==> flow/design.v <==
`timescale 1ns / 1ps
module FD (output reg Q, input C, input D);
  always @(posedge C) Q <= D;
endmodule
module FDR (output reg Q, input C, input D, input R);
  always @(posedge C) Q <= R ? 1'b0 : D;
endmodule
module FDRE (output reg Q, input C, input CE, input D, input R);
  always @(posedge C)
    if (R) Q <= 1'b0;
    else if (CE) Q <= D;
endmodule
module FDS (output reg Q, input C, input D, input S);
  always @(posedge C) Q <= S ? 1'b1 : D;
endmodule
module LUT6 #(parameter [63:0] INIT = 64'h0)
  (output O, input I0, input I1, input I2, input I3, input I4, input I5);
  assign O = INIT[{I5, I4, I3, I2, I1, I0}];
endmodule
module LUT6_2 #(parameter [63:0] INIT = 64'h0)
  (output O6, output O5, input I0, input I1, input I2, input I3, input I4, input I5);
  assign O6 = INIT[{I5, I4, I3, I2, I1, I0}];
  assign O5 = INIT[{1'b0, I4, I3, I2, I1, I0}];
endmodule
module MUXCY (output O, input CI, input DI, input S);
  assign O = S ? CI : DI;
endmodule
module XORCY (output O, input CI, input LI);
  assign O = CI ^ LI;
endmodule
module RAM32M #(parameter [63:0] INIT_A = 64'h0, parameter [63:0] INIT_B = 64'h0,
                parameter [63:0] INIT_C = 64'h0, parameter [63:0] INIT_D = 64'h0)
  (output [1:0] DOA, output [1:0] DOB, output [1:0] DOC, output [1:0] DOD,
   input [4:0] ADDRA, input [4:0] ADDRB, input [4:0] ADDRC, input [4:0] ADDRD,
   input [1:0] DIA, input [1:0] DIB, input [1:0] DIC, input [1:0] DID,
   input WCLK, input WE);
  reg [1:0] ma [0:31];
  reg [1:0] mb [0:31];
  reg [1:0] mc [0:31];
  reg [1:0] md [0:31];
  always @(posedge WCLK)
    if (WE) begin
      ma[ADDRD] <= DIA;
      mb[ADDRD] <= DIB;
      mc[ADDRD] <= DIC;
      md[ADDRD] <= DID;
    end
  assign DOA = ma[ADDRA];
  assign DOB = mb[ADDRB];
  assign DOC = mc[ADDRC];
  assign DOD = md[ADDRD];
endmodule
module RAM64M #(parameter [63:0] INIT_A = 64'h0, parameter [63:0] INIT_B = 64'h0,
                parameter [63:0] INIT_C = 64'h0, parameter [63:0] INIT_D = 64'h0)
  (output DOA, output DOB, output DOC, output DOD,
   input [5:0] ADDRA, input [5:0] ADDRB, input [5:0] ADDRC, input [5:0] ADDRD,
   input DIA, input DIB, input DIC, input DID,
   input WCLK, input WE);
  reg ma [0:63];
  reg mb [0:63];
  reg mc [0:63];
  reg md [0:63];
  always @(posedge WCLK)
    if (WE) begin
      ma[ADDRD] <= DIA;
      mb[ADDRD] <= DIB;
      mc[ADDRD] <= DIC;
      md[ADDRD] <= DID;
    end
  assign DOA = ma[ADDRA];
  assign DOB = mb[ADDRB];
  assign DOC = mc[ADDRC];
  assign DOD = md[ADDRD];
endmodule
module RAM128X1S #(parameter [127:0] INIT = 128'h0)
  (output O, input A0, input A1, input A2, input A3, input A4, input A5, input A6,
   input D, input WCLK, input WE);
  reg m [0:127];
  wire [6:0] a = {A6, A5, A4, A3, A2, A1, A0};
  always @(posedge WCLK) if (WE) m[a] <= D;
  assign O = m[a];
endmodule
module RAM256X1S #(parameter [255:0] INIT = 256'h0)
  (output O, input [7:0] A, input D, input WCLK, input WE);
  reg m [0:255];
  always @(posedge WCLK) if (WE) m[A] <= D;
  assign O = m[A];
endmodule
`timescale 1ps/1ps
module kcpsm6 (address, instruction, bram_enable, in_port, out_port, port_id, write_strobe, k_write_strobe, read_strobe, interrupt, interrupt_ack, sleep, reset, clk) ;
parameter [7:0] 	hwbuild = 8'h00 ;
parameter [11:0] 	interrupt_vector = 12'h3FF ;
parameter integer scratch_pad_memory_size = 64 ;   
output [11:0]	address ;
input	 [17:0]    	instruction ;
output		bram_enable ;
input	 [7:0]	in_port ;
output [7:0]	out_port ;
output [7:0]	port_id ;
output		write_strobe ;
output		k_write_strobe ;
output		read_strobe ;
input			interrupt ;
output		interrupt_ack ;
input			sleep ;
input			reset ;
input			clk ;
wire	[2:1]		t_state_value ;
wire	[2:1]		t_state ;
wire 			run_value ;
wire              run ;
wire  		internal_reset_value ;
wire 			internal_reset ;
wire 			sync_sleep ;
wire 			int_enable_type ;
wire 			interrupt_enable_value ;
wire			interrupt_enable ;
wire			sync_interrupt ;
wire 			active_interrupt_value ;
wire 			active_interrupt ;
wire	[2:0]		arith_logical_sel ;
wire			arith_carry_in ;
wire			arith_carry_value ;
wire			arith_carry ;
wire 	[7:0]		half_arith_logical ;
wire 	[7:0]		logical_carry_mask ;
wire 	[7:0]		carry_arith_logical ;
wire 	[7:0]		arith_logical_value ;
wire 	[7:0]		arith_logical_result ;
wire 	[7:0]		shift_rotate_value ;
wire 	[7:0]		shift_rotate_result ;
wire			shift_in_bit ;
wire 	[7:0]		alu_result ;
wire 	[1:0]		alu_mux_sel_value ;
wire 	[1:0]		alu_mux_sel ;
wire			strobe_type ;
wire 			write_strobe_value ;
wire 			k_write_strobe_value ;
wire			read_strobe_value ;
wire			flag_enable_type ;
wire			flag_enable_value ;
wire			flag_enable ; 
wire			lower_parity ;
wire			lower_parity_sel ;
wire			carry_lower_parity ;
wire 			upper_parity ;
wire			parity ;
wire			shift_carry_value ;
wire			shift_carry ;
wire			carry_flag_value ;
wire			carry_flag ;
wire 			use_zero_flag_value ;
wire			use_zero_flag ;
wire 			drive_carry_in_zero ;
wire          	carry_in_zero ;
wire             	lower_zero ;
wire         	lower_zero_sel ;
wire       		carry_lower_zero ;
wire           	middle_zero ;
wire        	middle_zero_sel ;
wire      		carry_middle_zero ;
wire         	upper_zero_sel ;
wire        	zero_flag_value ;
wire              zero_flag ;
wire       		spm_enable_value ;
wire             	spm_enable ;
wire 	[7:0]		spm_ram_data ;
wire 	[7:0]		spm_data  ;
wire           	regbank_type ;
wire             	bank_value ;
wire              bank ;
wire          	loadstar_type ;
wire         	sx_addr4_value ;
wire   		register_enable_type ;
wire  		register_enable_value ;
wire        	register_enable ;
wire 	[4:0]		sx_addr ;
wire 	[4:0]		sy_addr ;
wire 	[7:0]		sx ;
wire 	[7:0]		sy ;
wire 	[7:0]		sy_or_kk ;
wire       		pc_move_is_valid ;
wire              move_type ;
wire           	returni_type ;
wire 	[2:0]		pc_mode ;
wire 	[11:0]	register_vector ;
wire 	[11:0]	half_pc ;
wire 	[10:0]	carry_pc ;
wire 	[11:0]	pc_value ;
wire 	[11:0]	pc ;
wire 	[11:0]	pc_vector ;
wire             	push_stack ;
wire              pop_stack ;
wire 	[11:0]	stack_memory ;
wire 	[11:0]	return_vector ;
wire       		stack_carry_flag ;
wire      		shadow_carry_flag ;
wire        	stack_zero_flag ;
wire      		shadow_zero_value ;
wire       		shadow_zero_flag ;
wire             	stack_bank ;
wire            	shadow_bank ;
wire              stack_bit ;
wire            	special_bit ;
wire 	[4:0]		half_pointer_value ;
wire 	[4:0]		feed_pointer_value ;
wire 	[4:0]		stack_pointer_carry ;
wire 	[4:0]		stack_pointer_value ;
wire 	[4:0]		stack_pointer ;
LUT6_2 #(
	.INIT	(64'hFFFFF55500000EEE))
reset_lut( 
	.I0 	(run),
	.I1 	(internal_reset),
	.I2 	(stack_pointer_carry[4]),
	.I3 	(t_state[2]),
	.I4 	(reset),
	.I5 	(1'b1),
	.O5 	(run_value),
	.O6 	(internal_reset_value));
FD run_flop (  
	.D 	(run_value),
	.Q 	(run),
	.C 	(clk));
FD internal_reset_flop(
	.D	(internal_reset_value),
	.Q	(internal_reset),
	.C	(clk));
FD sync_sleep_flop(
	.D 	(sleep),
	.Q 	(sync_sleep),
	.C 	(clk));
LUT6_2 #(
	.INIT    (64'h0083000B00C4004C))
t_state_lut( 
	.I0     (t_state[1]),
	.I1     (t_state[2]),
	.I2     (sync_sleep),
	.I3     (internal_reset),
	.I4     (special_bit),
	.I5     (1'b1),
	.O5     (t_state_value[1]),
	.O6     (t_state_value[2]));
FD t_state1_flop (  
	.D      (t_state_value[1]),
	.Q      (t_state[1]),
	.C      (clk));
FD t_state2_flop (  
	.D      (t_state_value[2]),
	.Q      (t_state[2]),
	.C      (clk));
LUT6_2 #(
	.INIT	(64'h0010000000000800))
int_enable_type_lut( 
	.I0     (instruction[13]),
	.I1     (instruction[14]),
	.I2     (instruction[15]),
	.I3     (instruction[16]),
	.I4     (instruction[17]),
	.I5     (1'b1),
	.O5     (loadstar_type),
	.O6     (int_enable_type)) ;
LUT6 #(
	.INIT    (64'h000000000000CAAA))
interrupt_enable_lut( 
	.I0     (interrupt_enable),
	.I1     (instruction[0]),
	.I2     (int_enable_type),
	.I3     (t_state[1]),
	.I4     (active_interrupt),
	.I5     (internal_reset),
	.O      (interrupt_enable_value));                     
FD interrupt_enable_flop (  
	.D      (interrupt_enable_value),
	.Q      (interrupt_enable),
	.C      (clk));
FD sync_interrupt_flop (  
	.D      (interrupt),
	.Q      (sync_interrupt),
	.C      (clk));
LUT6_2 # (
	.INIT    (64'hCC33FF0080808080))
active_interrupt_lut( 
	.I0     (interrupt_enable),
	.I1     (t_state[2]),
	.I2     (sync_interrupt),
	.I3     (bank),
	.I4     (loadstar_type),
	.I5     (1'b1),
	.O5     (active_interrupt_value), 
	.O6     (sx_addr4_value));
FD active_interrupt_flop (  
	.D      (active_interrupt_value),
	.Q      (active_interrupt),
	.C      (clk));
FD interrupt_ack_flop (  
	.D      (active_interrupt),
	.Q      (interrupt_ack),
	.C      (clk));
LUT6 #(
	.INIT    (64'h5A3CFFFF00000000))
pc_move_is_valid_lut( 
	.I0     (carry_flag),
	.I1     (zero_flag),
	.I2     (instruction[14]),
	.I3     (instruction[15]),
	.I4     (instruction[16]),
	.I5     (instruction[17]),
	.O      (pc_move_is_valid)) ;
LUT6_2 # (
	.INIT    (64'h7777027700000200))
move_type_lut( 
	.I0     (instruction[12]),
	.I1     (instruction[13]),
	.I2     (instruction[14]),
	.I3     (instruction[15]),
	.I4     (instruction[16]),
	.I5     (1'b1),
	.O5     (returni_type),
	.O6     (move_type)) ;
LUT6_2 # (
	.INIT    (64'h0000F000000023FF))
pc_mode1_lut( 
	.I0     (instruction[12]),
	.I1     (returni_type),
	.I2     (move_type),
	.I3     (pc_move_is_valid),
	.I4     (active_interrupt),
	.I5     (1'b1),
	.O5     (pc_mode[0]),
	.O6     (pc_mode[1])) ;
LUT6 # (
	.INIT    (64'hFFFFFFFF00040000))
pc_mode2_lut( 
	.I0     (instruction[12]),
	.I1     (instruction[14]),
	.I2     (instruction[15]),
	.I3     (instruction[16]),
	.I4     (instruction[17]),
	.I5     (active_interrupt),
	.O      (pc_mode[2])) ;
LUT6_2 # (
	.INIT    (64'hFFFF100000002000))
push_pop_lut( 
	.I0     (instruction[12]),
	.I1     (instruction[13]),
	.I2     (move_type),
	.I3     (pc_move_is_valid),
	.I4     (active_interrupt),
	.I5     (1'b1),
	.O5     (pop_stack),
	.O6     (push_stack)) ;
LUT6_2 #(
	.INIT    (64'h03CA000004200000))
alu_decode0_lut( 
	.I0     (instruction[13]),
	.I1     (instruction[14]),
	.I2     (instruction[15]),
	.I3     (instruction[16]),
	.I4     (1'b1),
	.I5     (1'b1),
	.O5     (alu_mux_sel_value[0]),
	.O6     (arith_logical_sel[0])) ;
FD alu_mux_sel0_flop(  
	.D      (alu_mux_sel_value[0]),
	.Q      (alu_mux_sel[0]),
	.C      (clk)) ;
LUT6_2 #(
	.INIT    (64'h7708000000000F00))
alu_decode1_lut( 
	.I0     (carry_flag),
	.I1     (instruction[13]),
	.I2     (instruction[14]),
	.I3     (instruction[15]),
	.I4     (instruction[16]),
	.I5     (1'b1),
	.O5     (alu_mux_sel_value[1]),
	.O6     (arith_carry_in)) ;                     
FD alu_mux_sel1_flop (  
	.D      (alu_mux_sel_value[1]),
	.Q      (alu_mux_sel[1]),
	.C      (clk)) ;
LUT6_2 # (
	.INIT    (64'hD000000002000000))
alu_decode2_lut( 
	.I0     (instruction[14]),
	.I1     (instruction[15]),
	.I2     (instruction[16]),
	.I3     (1'b1),
	.I4     (1'b1),
	.I5     (1'b1),
	.O5     (arith_logical_sel[1]),
	.O6     (arith_logical_sel[2])) ;
LUT6_2 # (
	.INIT    (64'h00013F3F0010F7CE))
register_enable_type_lut( 
	.I0     (instruction[13]),
	.I1     (instruction[14]),
	.I2     (instruction[15]),
	.I3     (instruction[16]),
	.I4     (instruction[17]),
	.I5     (1'b1),
	.O5     (flag_enable_type),
	.O6     (register_enable_type)) ;
LUT6_2 # (
	.INIT    (64'hC0CC0000A0AA0000))
register_enable_lut( 
	.I0     (flag_enable_type),
	.I1     (register_enable_type),
	.I2     (instruction[12]),
	.I3     (instruction[17]),
	.I4     (t_state[1]),
	.I5     (1'b1),
	.O5     (flag_enable_value),
	.O6     (register_enable_value)) ;
FDR flag_enable_flop (  
	.D      (flag_enable_value),
	.Q      (flag_enable),
	.R      (active_interrupt),
	.C      (clk)) ;
FDR register_enable_flop (  
	.D      (register_enable_value),
	.Q      (register_enable),
	.R      (active_interrupt),
	.C      (clk)) ;
LUT6_2 # (
	.INIT    (64'h8000000020000000))
spm_enable_lut( 
	.I0     (instruction[13]),
	.I1     (instruction[14]),
	.I2     (instruction[17]),
	.I3     (strobe_type),
	.I4     (t_state[1]),
	.I5     (1'b1),
	.O5     (k_write_strobe_value),
	.O6     (spm_enable_value)) ;
FDR k_write_strobe_flop (  
	.D      (k_write_strobe_value),
	.Q      (k_write_strobe),
	.R      (active_interrupt),
	.C      (clk)) ;
FDR spm_enable_flop (  
	.D      (spm_enable_value),
	.Q      (spm_enable),
	.R      (active_interrupt),
	.C      (clk)) ;
LUT6_2 # (
	.INIT    (64'h4000000001000000))
read_strobe_lut( 
	.I0     (instruction[13]),
	.I1     (instruction[14]),
	.I2     (instruction[17]),
	.I3     (strobe_type),
	.I4     (t_state[1]),
	.I5     (1'b1),
	.O5     (read_strobe_value),
	.O6     (write_strobe_value)) ;
FDR write_strobe_flop (  
	.D      (write_strobe_value),
	.Q      (write_strobe),
	.R      (active_interrupt),
	.C      (clk)) ;
FDR read_strobe_flop (  
	.D      (read_strobe_value),
	.Q      (read_strobe),
	.R      (active_interrupt),
	.C      (clk)) ;
LUT6 # (
	.INIT    (64'h0080020000000000))
regbank_type_lut( 
	.I0     (instruction[12]),
	.I1     (instruction[13]),
	.I2     (instruction[14]),
	.I3     (instruction[15]),
	.I4     (instruction[16]),
	.I5     (instruction[17]),
	.O      (regbank_type)) ;
LUT6 # (
	.INIT    (64'hACACFF00FF00FF00))
bank_lut( 
	.I0     (instruction[0]),
	.I1     (shadow_bank),
	.I2     (instruction[16]),
	.I3     (bank),
	.I4     (regbank_type),
	.I5     (t_state[1]),
	.O      (bank_value)) ;                     
FDR bank_flop (  
	.D      (bank_value),
	.Q      (bank),
	.R      (internal_reset),
	.C      (clk)) ;
FD sx_addr4_flop (  
	.D      (sx_addr4_value),
	.Q      (sx_addr[4]),
	.C      (clk)) ;
assign sx_addr[3:0] = instruction[11:8] ;
assign sy_addr = {bank, instruction[7:4]} ;
XORCY arith_carry_xorcy ( 
	.LI 	(1'b0),
	.CI 	(carry_arith_logical[7]),
	.O      (arith_carry_value)) ;
FD arith_carry_flop (  
	.D      (arith_carry_value),
	.Q      (arith_carry),
	.C      (clk)) ;
LUT6_2 # (
	.INIT    (64'h0000000087780000))
lower_parity_lut( 
	.I0     (instruction[13]),
	.I1     (carry_flag),
	.I2     (arith_logical_result[0]),
	.I3     (arith_logical_result[1]),
	.I4     (1'b1),
	.I5     (1'b1),
	.O5     (lower_parity),
	.O6     (lower_parity_sel)) ;  
MUXCY parity_muxcy ( 
	.DI	(lower_parity),
	.CI	(1'b0),                     
	.S	(lower_parity_sel),
	.O      (carry_lower_parity)) ;
LUT6 #(
	.INIT    (64'h6996966996696996))
upper_parity_lut( 
	.I0     (arith_logical_result[2]),
	.I1     (arith_logical_result[3]),
	.I2     (arith_logical_result[4]),
	.I3     (arith_logical_result[5]),
	.I4     (arith_logical_result[6]),
	.I5     (arith_logical_result[7]),
	.O      (upper_parity)) ;                     
XORCY parity_xorcy( 
	.LI	(upper_parity),
        .CI	(carry_lower_parity),
	.O      (parity)) ;
LUT6 #(
	.INIT    (64'hFFFFAACCF0F0F0F0))
shift_carry_lut( 
	.I0     (sx[0]),
	.I1     (sx[7]),
	.I2     (shadow_carry_flag),
	.I3     (instruction[3]),
	.I4     (instruction[7]),
	.I5     (instruction[16]),
	.O      (shift_carry_value)) ;                     
FD shift_carry_flop(  
	.D      (shift_carry_value),
	.Q      (shift_carry),
	.C      (clk)) ;
LUT6_2 #(
	.INIT    (64'h3333AACCF0AA0000))
carry_flag_lut( 
	.I0     (shift_carry),
	.I1     (arith_carry),
	.I2     (parity),
	.I3     (instruction[14]),
	.I4     (instruction[15]),
	.I5     (instruction[16]),
	.O5     (drive_carry_in_zero),
	.O6     (carry_flag_value)) ;  
FDRE carry_flag_flop(  
	.D      (carry_flag_value),
	.Q      (carry_flag),
       	.CE     (flag_enable),
	.R      (internal_reset),
	.C      (clk)) ;
MUXCY init_zero_muxcy( 
	.DI	(drive_carry_in_zero),
	.CI	(1'b0),
	.S	(carry_flag_value),
	.O      (carry_in_zero)) ;
LUT6_2 # (
	.INIT    (64'hA280000000F000F0))
use_zero_flag_lut( 
	.I0     (instruction[13]),
	.I1     (instruction[14]),
	.I2     (instruction[15]),
	.I3     (instruction[16]),
	.I4     (1'b1),
	.I5     (1'b1),
	.O5     (strobe_type),
	.O6     (use_zero_flag_value)) ;                     
FD use_zero_flag_flop(  
	.D      (use_zero_flag_value),
	.Q      (use_zero_flag),
	.C      (clk)) ;
LUT6_2 #(
	.INIT    (64'h0000000000000001))
lower_zero_lut( 
	.I0     (alu_result[0]),
	.I1     (alu_result[1]),
	.I2     (alu_result[2]),
	.I3     (alu_result[3]),
	.I4     (alu_result[4]),
	.I5     (1'b1),
	.O5     (lower_zero),
	.O6     (lower_zero_sel)) ;                     
MUXCY lower_zero_muxcy( 
	.DI	(lower_zero),
	.CI	(carry_in_zero),
	.S	(lower_zero_sel),
	.O      (carry_lower_zero)) ;
LUT6_2 # (
	.INIT    (64'h0000000D00000000))
middle_zero_lut( 
	.I0     (use_zero_flag),
	.I1     (zero_flag),
	.I2     (alu_result[5]),
	.I3     (alu_result[6]),
	.I4     (alu_result[7]),
	.I5     (1'b1),
	.O5     (middle_zero),
	.O6     (middle_zero_sel)) ;                     
MUXCY middle_zero_muxcy( 
	.DI	(middle_zero),
	.CI	(carry_lower_zero),                     
	.S 	(middle_zero_sel),
  	.O      (carry_middle_zero)) ;
LUT6 #(
	.INIT    (64'hFBFF000000000000))
upper_zero_lut( 
	.I0     (instruction[14]),
	.I1     (instruction[15]),
	.I2     (instruction[16]),
	.I3     (1'b1),
	.I4     (1'b1),
	.I5     (1'b1),
	.O      (upper_zero_sel)) ;                     
MUXCY upper_zero_muxcy( 
	.DI	(shadow_zero_flag),
	.CI	(carry_middle_zero),                    
	.S	(upper_zero_sel),
	.O      (zero_flag_value)) ;
FDRE zero_flag_flop(  
	.D      (zero_flag_value),
	.Q      (zero_flag),
	.CE     (flag_enable),
	.R      (internal_reset),
	.C      (clk)) ;
assign register_vector = {sx[3:0], sy} ;
genvar i ;
generate
for (i = 0 ; i <= 11 ; i = i+1)
begin : address_loop
parameter [7:0] id4 = 8'h30 + i/4 ;
parameter [7:0] id8 = 8'h30 + i/8 ;
parameter [7:0] ip4d8 = 8'h30 + (i+4)/8 ;	  
FD return_vector_flop(  
	.D      (stack_memory[i]),
	.Q      (return_vector[i]),
	.C      (clk));
if (i % 2 == 0) begin: output_data
LUT6_2 #(
	.INIT   (64'hFF00F0F0CCCCAAAA))
pc_vector_mux_lut( 
	.I0     (instruction[i]),
	.I1     (return_vector[i]),
	.I2     (instruction[i+1]),
	.I3     (return_vector[i+1]),
	.I4     (instruction[12]),
	.I5     (1'b1),
	.O5     (pc_vector[i]),
	.O6     (pc_vector[i+1]));
end  
FDRE pc_flop(  
	.D      (pc_value[i]),
	.Q      (pc[i]),
	.R      (internal_reset),
	.CE     (t_state[1]),
	.C      (clk));
if (i == 0) begin: lsb_pc
if (interrupt_vector[i] == 1'b0) begin: low_int_vector
LUT6 #(
	.INIT    (64'h00AA000033CC0F00))
pc_lut( 
	.I0     (register_vector[i]),
	.I1     (pc_vector[i]),
	.I2     (pc[i]),
	.I3     (pc_mode[0]),
	.I4     (pc_mode[1]),
	.I5     (pc_mode[2]), 
	.O      (half_pc[i]));
end  
if (interrupt_vector[i] == 1'b1) begin: high_int_vector
LUT6 #(
	.INIT    (64'h00AA00FF33CC0F00))
pc_lut( 
	.I0     (register_vector[i]),
	.I1     (pc_vector[i]),
	.I2     (pc[i]),
	.I3     (pc_mode[0]),
	.I4     (pc_mode[1]),
	.I5     (pc_mode[2]), 
	.O      (half_pc[i]));
end  
XORCY pc_xorcy( 
	.LI	(half_pc[i]),
	.CI	(1'b0),
	.O      (pc_value[i]));
MUXCY pc_muxcy( 
	.DI 	(pc_mode[0]),
	.CI 	(1'b0),
	.S	(half_pc[i]),
        .O      (carry_pc[i]));
end  
if (i > 0) begin : upper_pc
if (interrupt_vector[i] == 1'b0) begin: low_int_vector
LUT6 #(
	.INIT    (64'h00AA0000CCCCF000))
pc_lut( 
	.I0     (register_vector[i]),
	.I1     (pc_vector[i]),
	.I2     (pc[i]),
	.I3     (pc_mode[0]),
	.I4     (pc_mode[1]),
	.I5     (pc_mode[2]), 
	.O      (half_pc[i]));
end  
if (interrupt_vector[i] == 1'b1) begin: high_int_vector
LUT6 #(
	.INIT    (64'h00AA00FFCCCCF000))
pc_lut( 
	.I0     (register_vector[i]),
	.I1     (pc_vector[i]),
	.I2     (pc[i]),
	.I3     (pc_mode[0]),
	.I4     (pc_mode[1]),
	.I5     (pc_mode[2]), 
	.O      (half_pc[i]));
end  
XORCY pc_xorcy( 
	.LI	(half_pc[i]),
	.CI	(carry_pc[i-1]),
	.O      (pc_value[i]));
if (i < 11) begin: mid_pc
MUXCY pc_muxcy( 
	.DI 	(1'b0),
	.CI 	(carry_pc[i-1]),
	.S 	(half_pc[i]),
	.O     	(carry_pc[i]));
end  
end  
end  
endgenerate
FD shadow_carry_flag_flop(  
	.D      (stack_carry_flag),
	.Q      (shadow_carry_flag),
	.C      (clk)) ;
FD stack_zero_flop(  
	.D      (stack_zero_flag),
	.Q      (shadow_zero_value),
	.C      (clk)) ;
FD shadow_zero_flag_flop(  
	.D      (shadow_zero_value),
	.Q      (shadow_zero_flag),
	.C      (clk)) ;
FD shadow_bank_flop(  
	.D      (stack_bank),
	.Q      (shadow_bank),
	.C      (clk)) ;
FD stack_bit_flop(  
	.D      (stack_bit),
	.Q      (special_bit),
	.C      (clk)) ;
RAM32M #(
	.INIT_A	(64'h0000000000000000), 
	.INIT_B	(64'h0000000000000000), 
	.INIT_C (64'h0000000000000000), 
	.INIT_D (64'h0000000000000000)) 
stack_ram_low ( 
	.DOA	({stack_zero_flag, stack_carry_flag}), 
	.DOB	({stack_bit, stack_bank}),
	.DOC    (stack_memory[1:0]), 
	.DOD    (stack_memory[3:2]),
	.ADDRA	(stack_pointer[4:0]), 
	.ADDRB	(stack_pointer[4:0]), 
	.ADDRC  (stack_pointer[4:0]), 
	.ADDRD  (stack_pointer[4:0]),
	.DIA	({zero_flag, carry_flag}), 
	.DIB	({run, bank}),
	.DIC    (pc[1:0]),
	.DID    (pc[3:2]),
	.WE 	(t_state[1]), 
	.WCLK	(clk));
RAM32M #(
	.INIT_A	(64'h0000000000000000), 
	.INIT_B	(64'h0000000000000000), 
	.INIT_C	(64'h0000000000000000), 
	.INIT_D	(64'h0000000000000000)) 
stack_ram_high(    
	.DOA	(stack_memory[5:4]), 
	.DOB	(stack_memory[7:6]),
	.DOC   	(stack_memory[9:8]),
	.DOD   	(stack_memory[11:10]),
	.ADDRA 	(stack_pointer[4:0]), 
	.ADDRB 	(stack_pointer[4:0]), 
	.ADDRC  (stack_pointer[4:0]), 
	.ADDRD  (stack_pointer[4:0]),
	.DIA    (pc[5:4]),
	.DIB    (pc[7:6]),
	.DIC    (pc[9:8]),
	.DID    (pc[11:10]),
	.WE 	(t_state[1]),  
	.WCLK 	(clk));
generate
for (i = 0 ; i <= 4 ; i = i+1)
begin : stack_loop
parameter [7:0]	id4 = 8'h30 + i/4 ;
if (i == 0) begin: lsb_stack
FDR pointer_flop(  
	.D      (stack_pointer_value[i]),
	.Q      (stack_pointer[i]),
	.R      (internal_reset),
	.C      (clk)) ;
LUT6_2 #(
	.INIT    (64'h001529AAAAAAAAAA))
stack_pointer_lut( 
	.I0     (stack_pointer[i]),
	.I1     (pop_stack),
	.I2     (push_stack),
	.I3     (t_state[1]),
	.I4     (t_state[2]),
	.I5     (1'b1), 
	.O5     (feed_pointer_value[i]),
	.O6     (half_pointer_value[i]));
XORCY stack_xorcy( 
	.LI 	(half_pointer_value[i]),
	.CI 	(1'b0),
	.O      (stack_pointer_value[i]));
MUXCY stack_muxcy( 
	.DI	(feed_pointer_value[i]),
	.CI	(1'b0),
	.S 	(half_pointer_value[i]),
	.O      (stack_pointer_carry[i]));
end  
if (i > 0) begin: upper_stack
FDR pointer_flop(  
	.D      (stack_pointer_value[i]),
	.Q      (stack_pointer[i]),
	.R      (internal_reset),
	.C      (clk)) ;
LUT6_2 #(
	.INIT    (64'h002A252AAAAAAAAA))
stack_pointer_lut( 
	.I0     (stack_pointer[i]),
	.I1     (pop_stack),
	.I2     (push_stack),
	.I3     (t_state[1]),
	.I4     (t_state[2]),
	.I5     (1'b1), 
	.O5     (feed_pointer_value[i]),
	.O6     (half_pointer_value[i]));
XORCY stack_xorcy( 
	.LI 	(half_pointer_value[i]),
	.CI 	(stack_pointer_carry[i-1]),
	.O      (stack_pointer_value[i]));
MUXCY stack_muxcy( 
	.DI 	(feed_pointer_value[i]),
	.CI 	(stack_pointer_carry[i-1]),
	.S 	(half_pointer_value[i]),
	.O      (stack_pointer_carry[i]));
end  
end  
endgenerate
generate
for (i = 0 ; i <= 7 ; i = i+1)
begin : data_path_loop
parameter [7:0]	id1 = 8'h30 + i ;
parameter [7:0]	id2 = 8'h30 + i/2 ;
parameter [7:0]	id4 = 8'h30 + i/4 ;
if (i % 2 == 0) begin: output_data
LUT6_2 #(
	.INIT    (64'hFF00F0F0CCCCAAAA))
sy_kk_mux_lut( 
	.I0     (sy[i]),
	.I1     (instruction[i]),
	.I2     (sy[i+1]),
	.I3     (instruction[i+1]),
	.I4     (instruction[12]),
	.I5     (1'b1),
	.O5     (sy_or_kk[i]),
	.O6     (sy_or_kk[i+1]));
end  
if (i % 2 == 0) begin: second_operand
LUT6_2 #(
	.INIT    (64'hFF00F0F0CCCCAAAA))
out_port_lut( 
	.I0     (sx[i]),
	.I1     (instruction[i+4]),
	.I2     (sx[i+1]),
	.I3     (instruction[i+5]),
	.I4     (instruction[13]),
	.I5     (1'b1),
	.O5     (out_port[i]),
	.O6     (out_port[i+1]));
end  
LUT6_2 #(
	.INIT    (64'h69696E8ACCCC0000))
arith_logical_lut( 
	.I0     (sy_or_kk[i]),
	.I1     (sx[i]),
	.I2     (arith_logical_sel[0]),
	.I3     (arith_logical_sel[1]),
	.I4     (arith_logical_sel[2]),
	.I5     (1'b1),
	.O5     (logical_carry_mask[i]),
	.O6     (half_arith_logical[i]));
FD arith_logical_flop( 
	.D      (arith_logical_value[i]),
	.Q      (arith_logical_result[i]),
	.C      (clk)) ;
if (i == 0) begin: lsb_arith_logical
MUXCY arith_logical_muxcy( 
	.DI 	(logical_carry_mask[i]),
	.CI 	(arith_carry_in),
	.S 	(half_arith_logical[i]),
	.O      (carry_arith_logical[i]));
XORCY arith_logical_xorcy( 
	.LI 	(half_arith_logical[i]),
	.CI 	(arith_carry_in),
	.O      (arith_logical_value[i]));
end  
if (i > 0) begin: upper_arith_logical
MUXCY arith_logical_muxcy( 
	.DI 	(logical_carry_mask[i]),
	.CI 	(carry_arith_logical[i-1]),
	.S 	(half_arith_logical[i]),
	.O      (carry_arith_logical[i]));
XORCY arith_logical_xorcy( 
	.LI 	(half_arith_logical[i]),
	.CI 	(carry_arith_logical[i-1]),
	.O      (arith_logical_value[i]));
end  
if (hwbuild[i] == 1'b0) begin: low_hwbuild 
FDR shift_rotate_flop( 
	.D      (shift_rotate_value[i]),
	.Q      (shift_rotate_result[i]),
	.R      (instruction[7]),
	.C      (clk)) ;
end  
if (hwbuild[i] == 1'b1) begin: high_hwbuild 
FDS shift_rotate_flop( 
	.D      (shift_rotate_value[i]),
	.Q      (shift_rotate_result[i]),
	.S 	(instruction[7]),
	.C      (clk)) ;
end  
if (i == 0) begin: lsb_shift_rotate
LUT6 #(
	.INIT    (64'hBFBC8F8CB3B08380))
shift_bit_lut( 
	.I0     (instruction[0]),
	.I1     (instruction[1]),
	.I2     (instruction[2]),
	.I3     (carry_flag),
	.I4     (sx[0]),
	.I5     (sx[7]),
	.O      (shift_in_bit));
LUT6_2 #(
	.INIT    (64'hFF00F0F0CCCCAAAA))
shift_rotate_lut( 
	.I0     (shift_in_bit),
	.I1     (sx[i+1]),
	.I2     (sx[i]),
	.I3     (sx[i+2]),
	.I4     (instruction[3]),
	.I5     (1'b1),
	.O5     (shift_rotate_value[i]),
	.O6     (shift_rotate_value[i+1]));
end  
if (i == 2 || i == 4) begin: mid_shift_rotate
LUT6_2 #(
	.INIT    (64'hFF00F0F0CCCCAAAA))
shift_rotate_lut( 
	.I0     (sx[i-1]),
	.I1     (sx[i+1]),
	.I2     (sx[i]),
	.I3     (sx[i+2]),
	.I4     (instruction[3]),
	.I5     (1'b1),
	.O5     (shift_rotate_value[i]),
	.O6     (shift_rotate_value[i+1]));
end  
if (i == 6) begin: msb_shift_rotate
LUT6_2 #(
	.INIT    (64'hFF00F0F0CCCCAAAA))
shift_rotate_lut( 
	.I0     (sx[i-1]),
	.I1     (sx[i+1]),
	.I2     (sx[i]),
	.I3     (shift_in_bit),
	.I4     (instruction[3]),
	.I5     (1'b1),
	.O5     (shift_rotate_value[i]),
	.O6     (shift_rotate_value[i+1]));
end  
LUT6 #(
	.INIT    (64'hFF00F0F0CCCCAAAA))
alu_mux_lut( 
	.I0     (arith_logical_result[i]),
	.I1     (shift_rotate_result[i]),
	.I2     (in_port[i]),
	.I3     (spm_data[i]),
	.I4     (alu_mux_sel[0]),
	.I5     (alu_mux_sel[1]),
	.O      (alu_result[i]));
if (scratch_pad_memory_size == 64) begin : small_spm
FD spm_flop( 
	.D      (spm_ram_data[i]),
	.Q      (spm_data[i]),
	.C      (clk)) ;
if (i == 0 || i == 4) begin: small_spm_ram
RAM64M #( 
	.INIT_A	(64'h0000000000000000),
	.INIT_B	(64'h0000000000000000),
	.INIT_C	(64'h0000000000000000),
	.INIT_D	(64'h0000000000000000)) 
spm_ram(   
	.DOA 	(spm_ram_data[i]),
	.DOB 	(spm_ram_data[i+1]),
	.DOC    (spm_ram_data[i+2]),
	.DOD    (spm_ram_data[i+3]),
	.ADDRA 	(sy_or_kk[5:0]),
	.ADDRB 	(sy_or_kk[5:0]),
	.ADDRC  (sy_or_kk[5:0]),
	.ADDRD  (sy_or_kk[5:0]),
	.DIA 	(sx[i]),
	.DIB 	(sx[i+1]),
	.DIC    (sx[i+2]),
	.DID    (sx[i+3]),
	.WE 	(spm_enable),
	.WCLK 	(clk));
end  
end  
if (scratch_pad_memory_size == 128) begin : medium_spm
RAM128X1S  #(
	.INIT	(128'h00000000000000000000000000000000))
spm_ram(       
	.D      (sx[i]),
	.WE 	(spm_enable),
	.WCLK 	(clk),
	.A0 	(sy_or_kk[0]),
	.A1 	(sy_or_kk[1]),
	.A2 	(sy_or_kk[2]),
	.A3 	(sy_or_kk[3]),
	.A4 	(sy_or_kk[4]),
	.A5 	(sy_or_kk[5]),
	.A6 	(sy_or_kk[6]),
	.O      (spm_ram_data[i]));
FD spm_flop( 
	.D      (spm_ram_data[i]),
	.Q      (spm_data[i]),
	.C      (clk)) ;
end  
if (scratch_pad_memory_size == 256) begin : large_spm
RAM256X1S #(
	.INIT	(256'h0000000000000000000000000000000000000000000000000000000000000000))
spm_ram (       
	.D      (sx[i]),
	.WE 	(spm_enable),
	.WCLK 	(clk),
	.A 	(sy_or_kk),
	.O      (spm_ram_data[i]));
FD spm_flop( 
	.D      (spm_ram_data[i]),
	.Q      (spm_data[i]),
	.C      (clk)) ;
end  
end  
endgenerate
RAM32M #(
	.INIT_A	(64'h0000000000000000), 
	.INIT_B	(64'h0000000000000000), 
	.INIT_C (64'h0000000000000000), 
	.INIT_D (64'h0000000000000000)) 
lower_reg_banks(    
	.DOA 	(sy[1:0]), 
	.DOB 	(sx[1:0]),
	.DOC    (sy[3:2]),
	.DOD    (sx[3:2]),
	.ADDRA 	(sy_addr), 
	.ADDRB 	(sx_addr), 
	.ADDRC  (sy_addr), 
	.ADDRD  (sx_addr), 
	.DIA 	(alu_result[1:0]),
	.DIB 	(alu_result[1:0]),
	.DIC    (alu_result[3:2]),
	.DID    (alu_result[3:2]),
	.WE 	(register_enable), 
	.WCLK	(clk));
RAM32M #(
	.INIT_A	(64'h0000000000000000), 
	.INIT_B	(64'h0000000000000000), 
	.INIT_C (64'h0000000000000000),  
	.INIT_D (64'h0000000000000000)) 
upper_reg_banks(    
	.DOA 	(sy[5:4]), 
	.DOB 	(sx[5:4]),
	.DOC    (sy[7:6]),
	.DOD    (sx[7:6]),
	.ADDRA 	(sy_addr),
	.ADDRB 	(sx_addr),
	.ADDRC  (sy_addr), 
	.ADDRD  (sx_addr), 
	.DIA 	(alu_result[5:4]),
	.DIB 	(alu_result[5:4]),
	.DIC    (alu_result[7:6]),
	.DID    (alu_result[7:6]),
	.WE 	(register_enable), 
	.WCLK	(clk));
assign address = pc;
assign bram_enable = t_state[2];
assign port_id = sy_or_kk;
endmodule
Ticket comment

Step by step through the tools: kcpsm6. Tool output for the design above before and after an edit, in the order of the flow. Lines under "original" count in the file above, lines under "edited" in the edited file. "difference" is "edited" less "original", of the values as shown; "relative change" is that difference over "original", in percent. Operators carry their Yosys type and port widths (W data, S select, Z words). Library cell names are shortened. Not given: --

Top: kcpsm6. Clock: clk. Library: sky130hd. Timing corner: tt_025C_1v80.

Edit of the RTL. Unified diff, file above to edited file. This change comes from a script, not from a designer. The edited design behaves differently; no optimisation was intended.

```diff
@@ -27,5 +27,5 @@
 endmodule
 module XORCY (output O, input CI, input LI);
-  assign O = CI ^ LI;
+  assign O = CI & LI;
 endmodule
 module RAM32M #(parameter [63:0] INIT_A = 64'h0, parameter [63:0] INIT_B = 64'h0,
```

Word-level counts. Counts by Yosys on the flattened word-level netlist (proc, flatten, opt, wreduce; memories kept). Register bits leave out memories and registers merged into their read ports (data or address); mux counts leave out enables and synchronous resets folded into registers. Print and check cells are left out. Cells with the same type and inputs are merged into one. Memory sizes are those after Yosys's memory passes, which may raise the word count (mostly to a power of two), join words into wider ones and drop unused or constant bits.

Word-level totals: clocked read ports x word width (original 24, edited 24, difference 0, relative change 0.00%); RAM bits (original 1536, edited 1536, difference 0, relative change 0.00%); memory cells (original 24, edited 24, difference 0, relative change 0.00%); output and inout bits (original 33, edited 33, difference 0, relative change 0.00%); bits in registers (original 58, edited 55, difference -3, relative change -5.17%); bits of input ports (original 30, edited 30, difference 0, relative change 0.00%).

Cells by class: shifts and indexed selects (original 129, edited 128, difference -1, relative change -0.78%); bitwise logic cells (original 24, edited 24, difference 0, relative change 0.00%); multiplexer cells (original 55, edited 54, difference -1, relative change -1.82%).

Memory list: words x width with read and write ports (original data_path_loop[0].small_spm.small_spm_ram.spm_ram.ma 64x1 r1 w1; data_path_loop[0].small_spm.small_spm_ram.spm_ram.mb 64x1 r1 w1; data_path_loop[0].small_spm.small_spm_ram.spm_ram.mc 64x1 r1 w1; data_path_loop[0].small_spm.small_spm_ram.spm_ram.md 64x1 r1 w1; data_path_loop[4].small_spm.small_spm_ram.spm_ram.ma 64x1 r1 w1; data_path_loop[4].small_spm.small_spm_ram.spm_ram.mb 64x1 r1 w1; (+18), edited data_path_loop[0].small_spm.small_spm_ram.spm_ram.ma 64x1 r1 w1; data_path_loop[0].small_spm.small_spm_ram.spm_ram.mb 64x1 r1 w1; data_path_loop[0].small_spm.small_spm_ram.spm_ram.mc 64x1 r1 w1; data_path_loop[0].small_spm.small_spm_ram.spm_ram.md 64x1 r1 w1; data_path_loop[4].small_spm.small_spm_ram.spm_ram.ma 64x1 r1 w1; data_path_loop[4].small_spm.small_spm_ram.spm_ram.mb 64x1 r1 w1; (+18)).

The mark (+n) counts cells that are not listed.

Operators by type and width: $xor A1 B1 Y1 (original 24, edited 0, difference -24, relative change -100.00%); $and A1 B1 Y1 (original 0, edited 24, difference +24); $shiftx A64 B5 Y1 const A (original 50, edited 49, difference -1, relative change -2.00%); $mux W1 (original 40, edited 39, difference -1, relative change -2.50%).

Operator kinds equal on both sides are left out: 4.

Logic depth. Yosys ltp: most cells in a row. Word level: on the elaborated netlist, between registers, memories and ports. Mapped: between sequential cells and ports; inverters and the memories' decode and read muxes count.

Logic depth: depth after elaboration (original 15, edited 15, difference 0, relative change 0.00%); ABC_AREA (original 0, edited 0); mapped depth (original 23, edited 24, difference +1, relative change +4.35%); depth with buffers taken out (original 20, edited 16, difference -4, relative change -20.00%).

After synthesis. Source: synth_stat.txt of the flow (Yosys; design flattened, memories mapped). It holds for the ABC_AREA given above (unset counts as 0); a run with the other value may have another netlist.

Cell types: edfxtp_1 (original 1280, edited 771, difference -509, relative change -39.77%); a22oi_1 (original 228, edited 43, difference -185, relative change -81.14%); mux4_2 (original 249, edited 120, difference -129, relative change -51.81%); nand2_1 (original 123, edited 184, difference +61, relative change +49.59%); nand4_1 (original 56, edited 3, difference -53, relative change -94.64%); nor2_1 (original 233, edited 182, difference -51, relative change -21.89%); clkbuf_1 (original 106, edited 57, difference -49, relative change -46.23%); o22ai_1 (original 26, edited 59, difference +33, relative change +126.92%); dfxtp_1 (original 82, edited 59, difference -23, relative change -28.05%); o2bb2ai_1 (original 6, edited 25, difference +19, relative change +316.67%); buf_1 (original 27, edited 10, difference -17, relative change -62.96%); mux2i_1 (original 153, edited 169, difference +16, relative change +10.46%); inv_1 (original 18, edited 32, difference +14, relative change +77.78%); ha_1 (original 30, edited 17, difference -13, relative change -43.33%); mux2_2 (original 23, edited 11, difference -12, relative change -52.17%); a41oi_1 (original 13, edited 1, difference -12, relative change -92.31%); a211o_1 (original 11, edited 0, difference -11, relative change -100.00%); a41o_1 (original 11, edited 0, difference -11, relative change -100.00%).

Cell types equal on both sides are left out: 4. Not every row of either side is listed.

Synthesis totals: flip-flop cells (original 1362, edited 830, difference -532, relative change -39.06%); chip area (Yosys) (sq um) (original 55942.4, edited 35218.8, difference -20723.6, relative change -37.04%); area of sequential cells (sq um) (original 40078.4, edited 24333.3, difference -15745.1, relative change -39.29%); mapped cells (original 3206, edited 2254, difference -952, relative change -29.69%); buffers (original 238, edited 170, difference -68, relative change -28.57%).

The figures by module come from a second, unflattened synthesis with its own total; it is not the netlist above.

Second synthesis, totals: cells (unflattened synthesis) (original 3887, edited 3887, difference 0, relative change 0.00%); area total of the unflattened synthesis (sq um) (original 67457.2, edited 67389.6, difference -67.6, relative change -0.10%).

Each row is one instance without its submodules.

By module, original: RAM32M (times used 4, sequential area 7687.4 sq um, area 10211.0 sq um, cells 561); RAM64M (times used 2, sequential area 7687.4 sq um, area 10219.8 sq um, cells 525); FD (times used 48, sequential area 20.0 sq um, area 20.0 sq um, cells 1); LUT6_2 (times used 8, sequential area 0.0 sq um, area 97.6 sq um, cells 13); FDR (times used 20, sequential area 20.0 sq um, area 33.8 sq um, cells 2); LUT6_2 (times used 18, sequential area 0.0 sq um, area 33.8 sq um, cells 2); FDRE (times used 14, sequential area 20.0 sq um, area 33.8 sq um, cells 3); MUXCY (times used 29, sequential area 0.0 sq um, area 15.0 sq um, cells 1); LUT6 (times used 9, sequential area 0.0 sq um, area 33.8 sq um, cells 5); XORCY (times used 27, sequential area 0.0 sq um, area 8.8 sq um, cells 1); LUT6_2 (times used 4, sequential area 0.0 sq um, area 48.8 sq um, cells 8); LUT6 (times used 8, sequential area 0.0 sq um, area 22.5 sq um, cells 1); LUT6_2 (times used 1, sequential area 0.0 sq um, area 117.6 sq um, cells 17); LUT6_2 (times used 1, sequential area 0.0 sq um, area 96.3 sq um, cells 17).

original: Further modules, not shown: 30.

By module, edited: RAM32M (times used 4, sequential area 7687.4 sq um, area 10211.0 sq um, cells 561); RAM64M (times used 2, sequential area 7687.4 sq um, area 10219.8 sq um, cells 525); FD (times used 48, sequential area 20.0 sq um, area 20.0 sq um, cells 1); LUT6_2 (times used 8, sequential area 0.0 sq um, area 97.6 sq um, cells 13); FDR (times used 20, sequential area 20.0 sq um, area 33.8 sq um, cells 2); LUT6_2 (times used 18, sequential area 0.0 sq um, area 33.8 sq um, cells 2); FDRE (times used 14, sequential area 20.0 sq um, area 33.8 sq um, cells 3); MUXCY (times used 29, sequential area 0.0 sq um, area 15.0 sq um, cells 1); LUT6 (times used 9, sequential area 0.0 sq um, area 33.8 sq um, cells 5); LUT6_2 (times used 4, sequential area 0.0 sq um, area 48.8 sq um, cells 8); LUT6 (times used 8, sequential area 0.0 sq um, area 22.5 sq um, cells 1); XORCY (times used 27, sequential area 0.0 sq um, area 6.3 sq um, cells 1); LUT6_2 (times used 1, sequential area 0.0 sq um, area 117.6 sq um, cells 17); LUT6_2 (times used 1, sequential area 0.0 sq um, area 96.3 sq um, cells 17).

edited: Further modules, not shown: 30.

Worst setup path after synthesis. Source: OpenSTA report_checks on the synthesized netlist (no wires, ideal clock, input and output delay 20% of the period each), path of least setup slack; recovery checks are left aside. Register names are those of the netlist, which keeps one name where synthesis merged equal registers.

Timing after synthesis: kind (original input-to-output, edited input-to-output); start point (original in instruction[9], edited in instruction[8]); end point (original out out_port[0], edited out out_port[7]); clock period (ps) (original 9000, edited 9000, difference 0, relative change 0.00%); path delay (ps) (original 5557, edited 6312, difference +755, relative change +13.59%); arrival (ps) (original 7357, edited 8112, difference +755, relative change +10.26%); input delay (ps) (original 1800, edited 1800, difference 0, relative change 0.00%); output delay (ps) (original 1800, edited 1800, difference 0, relative change 0.00%); buffers on the path (original 3, edited 7, difference +4, relative change +133.33%); data required time (ps) (original 7200, edited 7200, difference 0, relative change 0.00%); stages on the path (original 8, edited 12, difference +4, relative change +50.00%); slack (ps) (original -157, edited -912, difference -755); synthesis period reached (ps) (original 9157, edited 9912, difference +755, relative change +8.25%).

"path delay" = arrival - input delay + setup time. A path that ends at an output port has no setup time. "stages on the path" counts driving pins, that of a launching flip-flop among them; a cell with two outputs on the path counts twice. "synthesis period reached" is the clock period less the worst setup slack; recovery checks do not enter. This is arithmetic on one report: input and output delays are still those of the set period (20% each). The rows between start and end are the longest chain of elaborated cells between them; the timing report does not say that the signal goes this way. Where chains are equally long, one stands for them. Each line given opens the expression or statement behind the cell; cells for indexed reads and writes are added by Yosys, which also makes memories of some case tables. A memory read counts as a cell of the chain, while the word-level depth stops at memories.

Between the ends, after synthesis, original:
Cell sequence: clkbuf_1 -> clkbuf_1 -> mux4_2 -> o22ai_1 -> nor4_1 -> inv_1 -> o21ai_0 -> buf_4. The entry for length of the longest elaborated chain reads 2. The figure for elaborated cells between the ends (all ways) is 2. Those cells by class: shift: 1; memory: 1.

RTL lines, path after synthesis, original: from (decl) (RTL line 95) `input [17:0] instruction ;`; $mem_v2 Z32 W2 (RTL line 38) `reg [1:0] mb [0:31];`; $shiftx A64 B5 Y1 (RTL line 23) `assign O5 = INIT[{1'b0, I4, I3, I2, I1, I0}];`; to (decl) (RTL line 98) `output [7:0] out_port ;`.

Between the ends, after synthesis, edited:
Cell sequence: buf_4 -> buf_4 -> buf_4 -> buf_4 -> buf_2 -> clkbuf_1 -> mux4_2 -> o22ai_1 -> nor4_1 -> inv_1 -> o21ai_0 -> buf_4. The entry for length of the longest elaborated chain reads 2. The figure for elaborated cells between the ends (all ways) is 2. Those cells by class: shift: 1; memory: 1.

RTL lines, path after synthesis, edited: from (decl) (RTL line 95) `input [17:0] instruction ;`; $mem_v2 Z32 W2 (RTL line 40) `reg [1:0] md [0:31];`; $shiftx A64 B6 Y1 (RTL line 22) `assign O6 = INIT[{I5, I4, I3, I2, I1, I0}];`; to (decl) (RTL line 98) `output [7:0] out_port ;`.

Timing after layout. Path of least setup slack in the final report of the runs of pair A (OpenROAD, finished layout, wires in). Where an end is a register, its clock arrival counts in the times. The path's times are printed in steps of 10 ps; the period is the one set.

Timing after layout: kind (original input-to-output, edited input-to-output); start point (original in instruction[6], edited in instruction[6]); end point (original out port_id[1], edited out port_id[0]); slack (ps) (original 1220, edited 1420, difference +200); buffers on the path (original 2, edited 3, difference +1, relative change +50.00%); arrival (ps) (original 5980, edited 5780, difference -200, relative change -3.34%); stages on the path (original 7, edited 8, difference +1, relative change +14.29%); clock period (ps) (original 9000, edited 9000, difference 0, relative change 0.00%); data required time (ps) (original 7200, edited 7200, difference 0, relative change 0.00%); output delay (ps) (original 1800, edited 1800, difference 0, relative change 0.00%); input delay (ps) (original 1800, edited 1800, difference 0, relative change 0.00%).

The rows between start and end are the longest chain of elaborated cells between them; the timing report does not say that the signal goes this way. Where chains are equally long, one stands for them. A memory read counts as a cell of the chain, while the word-level depth stops at memories.

Between the ends, after layout, original:
Cell sequence: clkdlybuf4s50_1 -> and2_1 -> a22oi_1 -> a21oi_1 -> nor4_1 -> mux2_2 -> clkdlybuf4s50_1. The entry for length of the longest elaborated chain reads 2. The figure for elaborated cells between the ends (all ways) is 2. Those cells by class: shift: 1; memory: 1.

RTL lines, path after layout, original: from (decl) (RTL line 95) `input [17:0] instruction ;`; $mem_v2 Z32 W2 (RTL line 37) `reg [1:0] ma [0:31];`; $shiftx A64 B6 Y1 (RTL line 22) `assign O6 = INIT[{I5, I4, I3, I2, I1, I0}];`; to (decl) (RTL line 99) `output [7:0] port_id ;`.

Between the ends, after layout, edited:
Cell sequence: clkdlybuf4s50_1 -> nor2_1 -> a22oi_1 -> nand2_1 -> a2111o_1 -> o21ai_4 -> buf_12 -> clkdlybuf4s50_1. The entry for length of the longest elaborated chain reads 2. The figure for elaborated cells between the ends (all ways) is 2. Those cells by class: shift: 1; memory: 1.

RTL lines, path after layout, edited: from (decl) (RTL line 95) `input [17:0] instruction ;`; $mem_v2 Z32 W2 (RTL line 37) `reg [1:0] ma [0:31];`; $shiftx A64 B5 Y1 (RTL line 23) `assign O5 = INIT[{1'b0, I4, I3, I2, I1, I0}];`; to (decl) (RTL line 99) `output [7:0] port_id ;`.

Flow runs. Both versions went through the flow (Yosys, OpenROAD) with the same settings in each pair. Constraints: input delay and output delay 20% of the set period each, output load 0.01 pF.

Settings, pair A:
For CORE_UTILIZATION the number is 40. PLACE_DENSITY: 0.6. For period_ns the number is 9.0. The entry for CAP_MARGIN reads 20. CORE_MARGIN: 2. For SLEW_MARGIN the number is 20.

Results, pair A: utilization after routing (%) (original 45.4, edited 45.4, difference 0.0); area of the synthesized netlist (sq um) (original 55942.4, edited 35218.8, difference -20723.6, relative change -37.04%); overall power (µW) (original 13975, edited 8706, difference -5269, relative change -37.70%); worst hold slack in the final report (ps) (original 340, edited 344, difference +4); smallest setup slack (ps) (original 1215, edited 1421, difference +206); final setup TNS (ps) (original 0, edited 0, difference 0); full die area (sq um) (original 142865.0, edited 90435.5, difference -52429.5, relative change -36.70%).

Settings, pair B:
For CELL_PAD_IN_SITES_DETAIL_PLACEMENT the number is 2. For CORE_UTILIZATION the number is 24. PLACE_DENSITY: 0.65. SETUP_SLACK_MARGIN: 1.27. For period_ns the number is 5.34. The entry for CAP_MARGIN reads 20. CORE_MARGIN: 2. For SLEW_MARGIN the number is 20.

Results, pair B: utilization after routing (%) (original 31.6, edited 32.5, difference +0.9); area of the synthesized netlist (sq um) (original 55942.4, edited 35218.8, difference -20723.6, relative change -37.04%); overall power (µW) (original 26464, edited 16446, difference -10018, relative change -37.86%); worst hold slack in the final report (ps) (original 394, edited 358, difference -36); smallest setup slack (ps) (original 85, edited 209, difference +124); final setup TNS (ps) (original 0, edited 0, difference 0); full die area (sq um) (original 236969.0, edited 149823.0, difference -87146.0, relative change -36.78%).

By "overall power" is meant OpenSTA's value without simulated activity: inputs other than the clock are taken to toggle once in ten clock periods, and the tool carries that through the logic.
